==> flow/design.v <==
module fpadd_40(x_40,y_40,res_40,clk_40,rst_40);
input [31:0] x_40,y_40;				      
output [31:0] res_40;				 
input clk_40,rst_40;
parameter menw_40=45;             
reg sing_x_40,sing_y_40;	 
reg [7:0] exp_x_40, exp_y_40,exp_res_40;		 
reg [menw_40:0] mes_x_40, mes_y_40,mes_res_40,mes_medi_40;	 
reg zero_40_x,zero_40_y;	
reg signres;		                     
reg [31:0] resout_40;	 
integer int_exp_x,int_exp_y,int_exp_dif_40;	 
integer renorm_40,renorm_400,renorm_401,renorm_402,renorm_403,renorm_404,renorm_405;	 
parameter [menw_40:0] zero_40=0;
integer int_exp_dif_402,int_exp_dif_401,int_exp_dif_404,int_exp_dif_403,int_exp_dif_405,int_exp_dif_406,int_exp_dif_4000,int_exp_dif_400;
reg [menw_40:0] mes_y_402,mes_y_401,mes_y_403,mes_y_404;
reg [menw_40:0] mes_x_402,mes_x_401,mes_x_403,mes_x_404;
reg [menw_40:0] mes_res_401,mes_res_402,mes_res_403,mes_res_404,mes_res_4000,mes_res_400;
reg [7:0] exp_x_402,exp_x_401;
reg [7:0] exp_res_402,exp_res_401,exp_res_403,exp_res_404,exp_res_4000,exp_res_400;
reg sing_x_402,sing_x_401,sing_x_403;
reg sing_y_402,sing_y_401,sing_y_403;
reg signres2,signres1,signres3,signres4,signres5,signres6,signres00,signres0;
assign res_40=resout_40;
always @(*) begin
renorm_40=0;
  zero_40_x = (x_40[30:0]==0)?1:0;
  zero_40_y = (y_40[30:0]==0)?1:0;
  if( y_40[30:0] > x_40[30:0] ) begin
    exp_x_40 = y_40[30:23];
    exp_y_40 = x_40[30:23];
    sing_x_40 = y_40[31];
    sing_y_40 = x_40[31];
    mes_x_40 = (zero_40_y)?0:{ 2'b1, y_40[22:0],zero_40[menw_40:25]};
    mes_y_40 = (zero_40_x)?0:{ 2'b1, x_40[22:0],zero_40[menw_40:25]};
    signres=sing_x_40;
  end else begin
    sing_x_40 = x_40[31];
    sing_y_40 = y_40[31];
    exp_x_40 = x_40[30:23];
    exp_y_40 = y_40[30:23];
    mes_x_40 = (zero_40_x)?0:{ 2'b1, x_40[22:0],zero_40[menw_40:25]};
    mes_y_40 = (zero_40_y)?0:{ 2'b1, y_40[22:0],zero_40[menw_40:25]};
    signres=sing_x_40;
  end
  int_exp_x=exp_x_40;
  int_exp_y=exp_y_40;
  int_exp_dif_40=exp_x_40-exp_y_40;
int_exp_dif_402=int_exp_dif_401;
mes_y_402=mes_y_401;
mes_x_402=mes_x_401;
exp_x_402=exp_x_401;
sing_x_402=sing_x_401;
sing_y_402=sing_y_401;
signres2=signres1;
  if(int_exp_dif_402 > 24) begin
    exp_res_40=exp_x_402;
    mes_res_40=mes_x_402;
  end else begin
    exp_res_40=exp_x_402;
    mes_res_40=0;
    mes_y_402=(int_exp_dif_402[4])?{16'b0,mes_y_402[menw_40:16]}: {mes_y_402};
    mes_y_402=(int_exp_dif_402[3])?{ 8'b0,mes_y_402[menw_40:8 ]}: {mes_y_402};
    mes_y_402=(int_exp_dif_402[2])?{ 4'b0,mes_y_402[menw_40:4 ]}: {mes_y_402};
    mes_y_402=(int_exp_dif_402[1])?{ 2'b0,mes_y_402[menw_40:2 ]}: {mes_y_402};
    mes_y_402=(int_exp_dif_402[0])?{ 1'b0,mes_y_402[menw_40:1 ]}: {mes_y_402};
  end
mes_y_404=mes_y_403;
mes_x_404=mes_x_403;
mes_res_4000=mes_res_400;
exp_res_4000=exp_res_400;
signres00=signres0;
int_exp_dif_4000=int_exp_dif_400;
 if (int_exp_dif_4000 <=24) begin
    if(sing_x_403 == sing_y_403) 
       	mes_res_4000=mes_x_404+mes_y_404;
	 else mes_res_4000=mes_x_404-mes_y_404;
    if(mes_res_4000[menw_40]) begin
      mes_res_4000={1'b0,mes_res_4000[menw_40:1]};
      exp_res_4000=exp_res_4000+1;
    end
  end
mes_res_402=mes_res_401;
int_exp_dif_404=int_exp_dif_403;
signres4=signres3;
exp_res_402=exp_res_401;
renorm_403=renorm_402;
    if(mes_res_402[menw_40-1:menw_40-32]==0) begin 
	renorm_403[5]=1; mes_res_402={ 1'b0,mes_res_402[menw_40-33:0],32'b0 }; 
    end
    if(mes_res_402[menw_40-1:menw_40-16]==0) begin 
	renorm_403[4]=1; mes_res_402={ 1'b0,mes_res_402[menw_40-17:0],16'b0 }; 
    end
    if(mes_res_402[menw_40-1:menw_40-8]==0) begin 
	renorm_403[3]=1; mes_res_402={ 1'b0,mes_res_402[menw_40-9:0], 8'b0 }; 
    end
    if(mes_res_402[menw_40-1:menw_40-4]==0) begin 
	renorm_403[2]=1; mes_res_402={ 1'b0,mes_res_402[menw_40-5:0], 4'b0 }; 
    end
    if(mes_res_402[menw_40-1:menw_40-2]==0) begin 
	renorm_403[1]=1; mes_res_402={ 1'b0,mes_res_402[menw_40-3:0], 2'b0 }; 
    end
    if(mes_res_402[menw_40-1   ]==0) begin 
	renorm_403[0]=1; mes_res_402={ 1'b0,mes_res_402[menw_40-2:0], 1'b0 }; 
    end
mes_res_404=mes_res_403;
signres6=signres5;
renorm_405=renorm_404;
exp_res_404=exp_res_403;
int_exp_dif_406=int_exp_dif_405;
  if (int_exp_dif_406 <=60)
  begin
    if(mes_res_404 != 0) begin
      if(mes_res_404[menw_40-24:0]==0 && mes_res_404[menw_40-24]==1) begin
	if(mes_res_404[menw_40-11]==1) mes_res_404=mes_res_404+{1'b1,zero_40[menw_40-11:0]};
      end else begin
        mes_res_404=mes_res_404;
      end
      exp_res_404=exp_res_404-renorm_405;
      if(mes_res_404[menw_40-1]==0) begin
       exp_res_404=exp_res_404+1;
       mes_res_404={1'b0,mes_res_404[menw_40-1:1]};
      end
    end else begin
      exp_res_404=0;
      signres6=0;
    end
  end
resout_40={signres6,exp_res_404,mes_res_404[menw_40-2:menw_40-24]};
end
always @(posedge clk_40 or posedge rst_40)
begin
	if (rst_40) 
begin
int_exp_dif_401<=0;
mes_x_401<=0;
mes_y_401<= 0;
exp_x_401 <= 0;
sing_x_401<=0;
sing_y_401<=0;
signres1<=0;
renorm_401<=0;
mes_y_403 <= 0;
mes_x_403 <= 0;
sing_x_403 <= 0;
sing_y_403 <= 0;
mes_res_400 <= 0;
renorm_400 <= 0;
signres0 <= 0;
int_exp_dif_400 <= 0;
exp_res_400 <= 0;
mes_res_401 <= 0;
int_exp_dif_403<= 0;
signres3 <= 0;
exp_res_401<= 0;
renorm_402 <= 0;
mes_res_403<=  0;
signres5<= 0;
renorm_404<= 0;
exp_res_403<= 0;
int_exp_dif_405 <= 0;
end
	else begin
	int_exp_dif_401<= int_exp_dif_40;
	mes_x_401<= mes_x_40;
	mes_y_401<= mes_y_40;
	exp_x_401 <= exp_x_40;
	sing_x_401<= sing_x_40;
	sing_y_401<= sing_y_40;
	signres1<= signres;
	renorm_401<= renorm_40;
	mes_y_403 <= mes_y_402;
	mes_x_403 <= mes_x_402;
	sing_x_403 <= sing_x_402;
	sing_y_403 <= sing_y_402;
	mes_res_400 <= mes_res_40;
	renorm_400 <= renorm_401;
	signres0 <= signres2;
	int_exp_dif_400 <= int_exp_dif_402;
	exp_res_400 <= exp_res_40;
	mes_res_401 <= mes_res_4000;
	int_exp_dif_403<= int_exp_dif_4000;
	signres3 <= signres00;
	exp_res_401<= exp_res_4000;
	renorm_402 <= renorm_400;
	mes_res_403 <= mes_res_402;
	signres5 <= signres4;
	renorm_404 <= renorm_403;
	exp_res_403 <= exp_res_402;
	int_exp_dif_405 <= int_exp_dif_404;
	end
end
endmodule
Tool chain data of fpadd_40:

What the tools print for fpadd_40, step after step.
Lines are those of the file above, counted from 1.
A cell with -- has no value.

* design top: fpadd_40
* clock port: clk_40
* standard-cell library: sky130hd
* corner: tt_025C_1v80

Word-level counts:

Yosys after proc, flatten, opt, wreduce and memory -nomap, before mapping. Enables and synchronous resets that opt folds into registers are not counted as muxes. Memory bits, and registers merged into a memory's read port (data or address), are not among the register bits. Print and check cells are not counted. Equal cells are merged and count once.

* input port bits: 66
* output and inout port bits: 32
* flip-flop bits (word level): 399
* cells after elaboration: 91

* multiplexer cells: 47
* reduce/logical cells: 10
* $lt $le $gt $ge: 4
* equal/unequal tests: 1
* $add $sub $neg: 7

Operators with widths (count)
* 45-bit two-way mux: 16
* 46-bit two-way mux: 9
* 44-bit two-way mux: 3
* 31-bit logical NOT: 2
* 8-bit two-way mux: 7
* 45-bit by 46-bit adder with 46-bit output: 1
* 45-bit by 46-bit subtractor with 46-bit output: 1
* 46-bit nonzero test: 1
* 45-bit by 36-bit adder with 45-bit output (second input constant): 1
* 32-bit logical NOT: 1
* 31-bit > comparator: 1
* 22-bit logical NOT: 1
* 16-bit logical NOT: 1
* 8-bit by 1-bit adder with 8-bit output (second input constant): 2
* 1-bit two-way mux: 12
* 8-bit by 8-bit subtractor with 9-bit output: 1
* 9-bit by 6-bit > comparator with 1-bit output (second input constant): 1
* 9-bit by 6-bit less-or-equal comparator with 1-bit output (second input constant): 1
* 9-bit by 7-bit less-or-equal comparator with 1-bit output (second input constant): 1
* 8-bit by 6-bit subtractor with 8-bit output: 1
* 8-bit logical NOT: 1
* 4-bit logical NOT: 1
* 2-bit logical NOT: 1
* 1-bit equality test: 1
* 1-bit logical AND: 1

Logic depth:

Yosys ltp: most cells in a row. Word level: on the elaborated netlist, between registers, memories and ports. Mapped: between sequential cells and ports; inverters and the memories' decode and read muxes count.

* depth after elaboration: 11
* ABC_AREA: 0
* depth in mapped cells: 23
* gate-level depth less buffers: 22

After synthesis:

Source: synth_stat.txt of the flow (Yosys; design flattened, memories mapped). It holds for the ABC_AREA given above (unset counts as 0); a run with the other value may have another netlist.
Totals and module areas in this step are rounded.

* cells in the netlist: 2002
* sequential area: 0.00778 mm2
* mapped area: 0.0186 mm2
* buffers: 115
* flip-flops: 311

Cell types
* sky130_fd_sc_hd__dfrtp_1: count 311, area in all 7.78E+03 um2
* sky130_fd_sc_hd__mux2i_1: count 168, area in all 1.68E+03 um2
* sky130_fd_sc_hd__o21ai_0: count 202, area in all 1010.97 um2
* sky130_fd_sc_hd__ha_1: count 66, area in all 825.792 um2
* sky130_fd_sc_hd__nand2_1: count 210, area in all 788.256 um2
* sky130_fd_sc_hd__nor2_1: count 171, area in all 641.866 um2
* sky130_fd_sc_hd__mux2_2: count 53, area in all 596.822 um2
* sky130_fd_sc_hd__a21oi_1: count 116, area in all 580.557 um2
* sky130_fd_sc_hd__xnor2_1: count 48, area in all 420.403 um2
* sky130_fd_sc_hd__xor2_1: count 41, area in all 359.094 um2
* sky130_fd_sc_hd__clkbuf_1: count 80, area in all 300.288 um2
* sky130_fd_sc_hd__nor4_1: count 43, area in all 269.008 um2
* sky130_fd_sc_hd__inv_1: count 71, area in all 266.506 um2
* sky130_fd_sc_hd__and2_1: count 35, area in all 218.96 um2
* sky130_fd_sc_hd__nor2b_1: count 34, area in all 212.704 um2
* sky130_fd_sc_hd__a211oi_1: count 24, area in all 180.173 um2
* sky130_fd_sc_hd__mux4_2: count 8, area in all 180.173 um2
* sky130_fd_sc_hd__nor3_1: count 31, area in all 155.149 um2

Not listed: further types 65, cells in them 290.

Path before layout:

OpenSTA on the mapped netlist: ideal clock, no wires. The path of least setup slack (recovery checks aside). Input and output delay are each 20% of the period. Register names are those of the netlist, which keeps one name where synthesis merged equal registers.

* kind: flip-flop to flip-flop
* start: register mes_y_403[3]
* end: register mes_res_401[43]
* path delay: 4.981 ns
* data arrival time: 4.898 ns
* launch time at the first pin: 0.000 ns
* clock period: 5.0 ns
* stages on the path: 22
* data required time: 4.917 ns
* path slack: 0.019 ns
* buffers on the path: 2
* setup time: 0.083 ns
* period reached after synthesis: 4.981 ns

"path delay" is the arrival time less input delay plus setup time.
"stages on the path" counts driving pins, that of a launching flip-flop among them; a cell with two outputs on the path counts twice.
"period reached after synthesis" = period - worst setup slack (recovery checks aside). The figure is calculated, with input and output delays left at 20% of the set period.
Between the ends stands the longest chain of elaborated cells between them, by number of cells; it is not shown to be the way that was timed. Of several equally long chains one is given.
A line is the first line of the expression or statement that the cell stems from. Yosys adds cells for indexed reads and writes and turns some case tables into memories.

* cells stage by stage: sky130_fd_sc_hd__dfrtp_1 > sky130_fd_sc_hd__or4_1 > sky130_fd_sc_hd__nor4_1 > sky130_fd_sc_hd__nor2b_1 > sky130_fd_sc_hd__and2_1 > sky130_fd_sc_hd__nor2b_1 > sky130_fd_sc_hd__nor2b_1 > sky130_fd_sc_hd__nand2_1 > sky130_fd_sc_hd__o41ai_1 > sky130_fd_sc_hd__xnor2_1 > sky130_fd_sc_hd__ha_1 > sky130_fd_sc_hd__a21oi_1 > sky130_fd_sc_hd__nor2b_1 > sky130_fd_sc_hd__o21ai_0 > sky130_fd_sc_hd__a21o_1 > sky130_fd_sc_hd__a41oi_1 > sky130_fd_sc_hd__o2111a_1 > sky130_fd_sc_hd__a211oi_1 > sky130_fd_sc_hd__buf_2 > sky130_fd_sc_hd__buf_4 > sky130_fd_sc_hd__mux2_2 > sky130_fd_sc_hd__o21ai_0
* length of the longest elaborated chain: 5
* elaborated cells on any way between the ends: 6
* source lines of those cells: 5
* classes of those cells: add/sub (2); mux (4)

Ends and longest elaborated chain, after synthesis
* start, declared: line 16 `reg [menw_40:0] mes_y_402,mes_y_401,mes_y_403,mes_y_404;`
* start, assigned: line 143 `mes_y_403 <= 0;`
* start, assigned: line 172 `mes_y_403 <= mes_y_402;`
* 45-bit by 46-bit subtractor with 46-bit output: line 77 `else mes_res_4000=mes_x_404-mes_y_404;`
* 46-bit two-way mux: line 75 `if(sing_x_403 == sing_y_403)`
* 46-bit two-way mux: line 74 `if (int_exp_dif_4000 <=24) begin`
* 45-bit two-way mux: line 78 `if(mes_res_4000[menw_40]) begin`
* 46-bit two-way mux: line 74
* end, assigned: line 152 `mes_res_401 <= 0;`
* end, assigned: line 181 `mes_res_401 <= mes_res_4000;`
* end, declared: line 18 `reg [menw_40:0] mes_res_401,mes_res_402,mes_res_403,mes_res_404,mes_res_4000,mes_res_400;`

Worst path after layout:

Path of least setup slack in the final report of entry A (OpenROAD, finished layout, wires in). Where an end is a register, its clock arrival counts in the times.

* kind: flip-flop to flip-flop
* start: register mes_y_403[2]
* end: register mes_res_401[26]
* clock period: 5.09 ns
* path slack: -0.08 ns
* stages on the path: 22
* setup time: 0.15 ns
* data required time: 5.48 ns
* data arrival time: 5.56 ns
* launch time at the first pin: 0.55 ns
* buffers on the path: 5

Between the ends stands the longest chain of elaborated cells between them, by number of cells; it is not shown to be the way that was timed. Of several equally long chains one is given.

* cells stage by stage: sky130_fd_sc_hd__dfrtp_1 > sky130_fd_sc_hd__or4_4 > sky130_fd_sc_hd__nor4_4 > sky130_fd_sc_hd__buf_4 > sky130_fd_sc_hd__buf_4 > sky130_fd_sc_hd__nand3b_1 > sky130_fd_sc_hd__o31ai_2 > sky130_fd_sc_hd__xnor2_1 > sky130_fd_sc_hd__ha_1 > sky130_fd_sc_hd__fa_1 > sky130_fd_sc_hd__a21o_1 > sky130_fd_sc_hd__a21oi_1 > sky130_fd_sc_hd__o211ai_1 > sky130_fd_sc_hd__nand3_1 > sky130_fd_sc_hd__a41oi_2 > sky130_fd_sc_hd__o2111a_1 > sky130_fd_sc_hd__a211oi_4 > sky130_fd_sc_hd__buf_12 > sky130_fd_sc_hd__buf_12 > sky130_fd_sc_hd__buf_4 > sky130_fd_sc_hd__mux2i_1 > sky130_fd_sc_hd__o21ai_0
* length of the longest elaborated chain: 5
* elaborated cells on any way between the ends: 6
* source lines of those cells: 5
* classes of those cells: add/sub (2); mux (4)

Ends and longest elaborated chain, after layout
* start, declared: line 16 `reg [menw_40:0] mes_y_402,mes_y_401,mes_y_403,mes_y_404;`
* start, assigned: line 143 `mes_y_403 <= 0;`
* start, assigned: line 172 `mes_y_403 <= mes_y_402;`
* 45-bit by 46-bit subtractor with 46-bit output: line 77 `else mes_res_4000=mes_x_404-mes_y_404;`
* 46-bit two-way mux: line 75 `if(sing_x_403 == sing_y_403)`
* 46-bit two-way mux: line 74 `if (int_exp_dif_4000 <=24) begin`
* 45-bit two-way mux: line 78 `if(mes_res_4000[menw_40]) begin`
* 46-bit two-way mux: line 74
* end, assigned: line 152 `mes_res_401 <= 0;`
* end, assigned: line 181 `mes_res_401 <= mes_res_4000;`
* end, declared: line 18 `reg [menw_40:0] mes_res_401,mes_res_402,mes_res_403,mes_res_404,mes_res_4000,mes_res_400;`

--- measured runs ---
Measured data: module fpadd_40, platform sky130hd, 5 stored runs of the flow under differing settings, order arbitrary. Input and output delays are each 20% of the period that was set; the output load is 0.01 pF.
"achieved period" is the run's clock period less its worst setup slack. It is reckoned from that one timing run; input and output delays stay at 20% of the period that was set.
"time on the worst setup path" = time allowed to the worst setup path (clock period - input delay - output delay, where it has them) - its slack; a late launch clock adds to it, a late capture clock takes from it.
"power consumption" is the tool's figure for a default switching activity; nothing was simulated.
Measured values are rounded.

### Entry A

Settings: `CORE_UTILIZATION=40`, `period_ns=5.09`, `CAP_MARGIN=20`, `CORE_MARGIN=2`, `SLEW_MARGIN=20`

- Netlist area reported by Yosys: 0.0186 mm2
- Die size: 0.0483 mm2
- Standard-cell area after layout: 0.0221 mm2
- Utilization after routing: 47.8%
- Setup slack of the critical path: -0.083 ns
- Total negative slack on setup checks: -1.04 ns
- Final worst hold slack: 0.344 ns
- Power consumption: 14.1 mW
- Achieved period: 5.173 ns
- Time on the worst setup path: 5.17 ns
- Critical path kind: flip-flop to flip-flop

### Entry B

Settings: `CAP_MARGIN=40`, `CORE_ASPECT_RATIO=0.87`, `CORE_MARGIN=9`, `CORE_UTILIZATION=62`, `CTS_CLUSTER_DIAMETER=150`, `GPL_ROUTABILITY_DRIVEN=0`, `HOLD_SLACK_MARGIN=0.22`, `PLACE_DENSITY_LB_ADDON=0.17`, `TNS_END_PERCENT=35`, `period_ns=5.0`, `SLEW_MARGIN=20`

- Netlist area reported by Yosys: 0.0186 mm2
- Die size: 0.0366 mm2
- Standard-cell area after layout: 0.0221 mm2
- Utilization after routing: 75.5%
- Setup slack of the critical path: -0.221 ns
- Total negative slack on setup checks: -4.80 ns
- Final worst hold slack: 0.338 ns
- Power consumption: 14.8 mW
- Achieved period: 5.221 ns
- Time on the worst setup path: 5.22 ns
- Critical path kind: flip-flop to flip-flop

### Entry C

Settings: `CORE_UTILIZATION=40`, `period_ns=4.98`, `CAP_MARGIN=20`, `CORE_MARGIN=2`, `SLEW_MARGIN=20`

- Netlist area reported by Yosys: 0.0186 mm2
- Die size: 0.0483 mm2
- Standard-cell area after layout: 0.0222 mm2
- Utilization after routing: 47.9%
- Setup slack of the critical path: 0.059 ns
- Total negative slack on setup checks: 0.000 ns
- Final worst hold slack: 0.347 ns
- Power consumption: 14.5 mW
- Achieved period: 4.921 ns
- Time on the worst setup path: 4.92 ns
- Critical path kind: flip-flop to flip-flop

### Entry D

Settings: `CORE_UTILIZATION=21`, `period_ns=4.98`, `CAP_MARGIN=20`, `CORE_MARGIN=2`, `SLEW_MARGIN=20`

- Netlist area reported by Yosys: 0.0186 mm2
- Die size: 0.091 mm2
- Standard-cell area after layout: 0.0227 mm2
- Utilization after routing: 25.8%
- Setup slack of the critical path: 0.121 ns
- Total negative slack on setup checks: 0.000 ns
- Final worst hold slack: 0.347 ns
- Power consumption: 14.2 mW
- Achieved period: 4.859 ns
- Time on the worst setup path: 4.86 ns
- Critical path kind: flip-flop to flip-flop

### Entry E

Settings: `ABC_AREA=1`, `CAP_MARGIN=40`, `CORE_UTILIZATION=36`, `CTS_CLUSTER_DIAMETER=220`, `CTS_CLUSTER_SIZE=75`, `GPL_TIMING_DRIVEN=1`, `SETUP_SLACK_MARGIN=-0.65`, `TNS_END_PERCENT=15`, `period_ns=7.67`, `CORE_MARGIN=2`, `SLEW_MARGIN=20`

- Netlist area reported by Yosys: 0.0197 mm2
- Die size: 0.0566 mm2
- Standard-cell area after layout: 0.0214 mm2
- Utilization after routing: 39.8%
- Setup slack of the critical path: 1.89 ns
- Total negative slack on setup checks: 0.000 ns
- Final worst hold slack: 0.358 ns
- Power consumption: 7.88 mW
- Achieved period: 5.783 ns
- Time on the worst setup path: 4.25 ns
- Critical path kind: flip-flop to output port
--- end ---
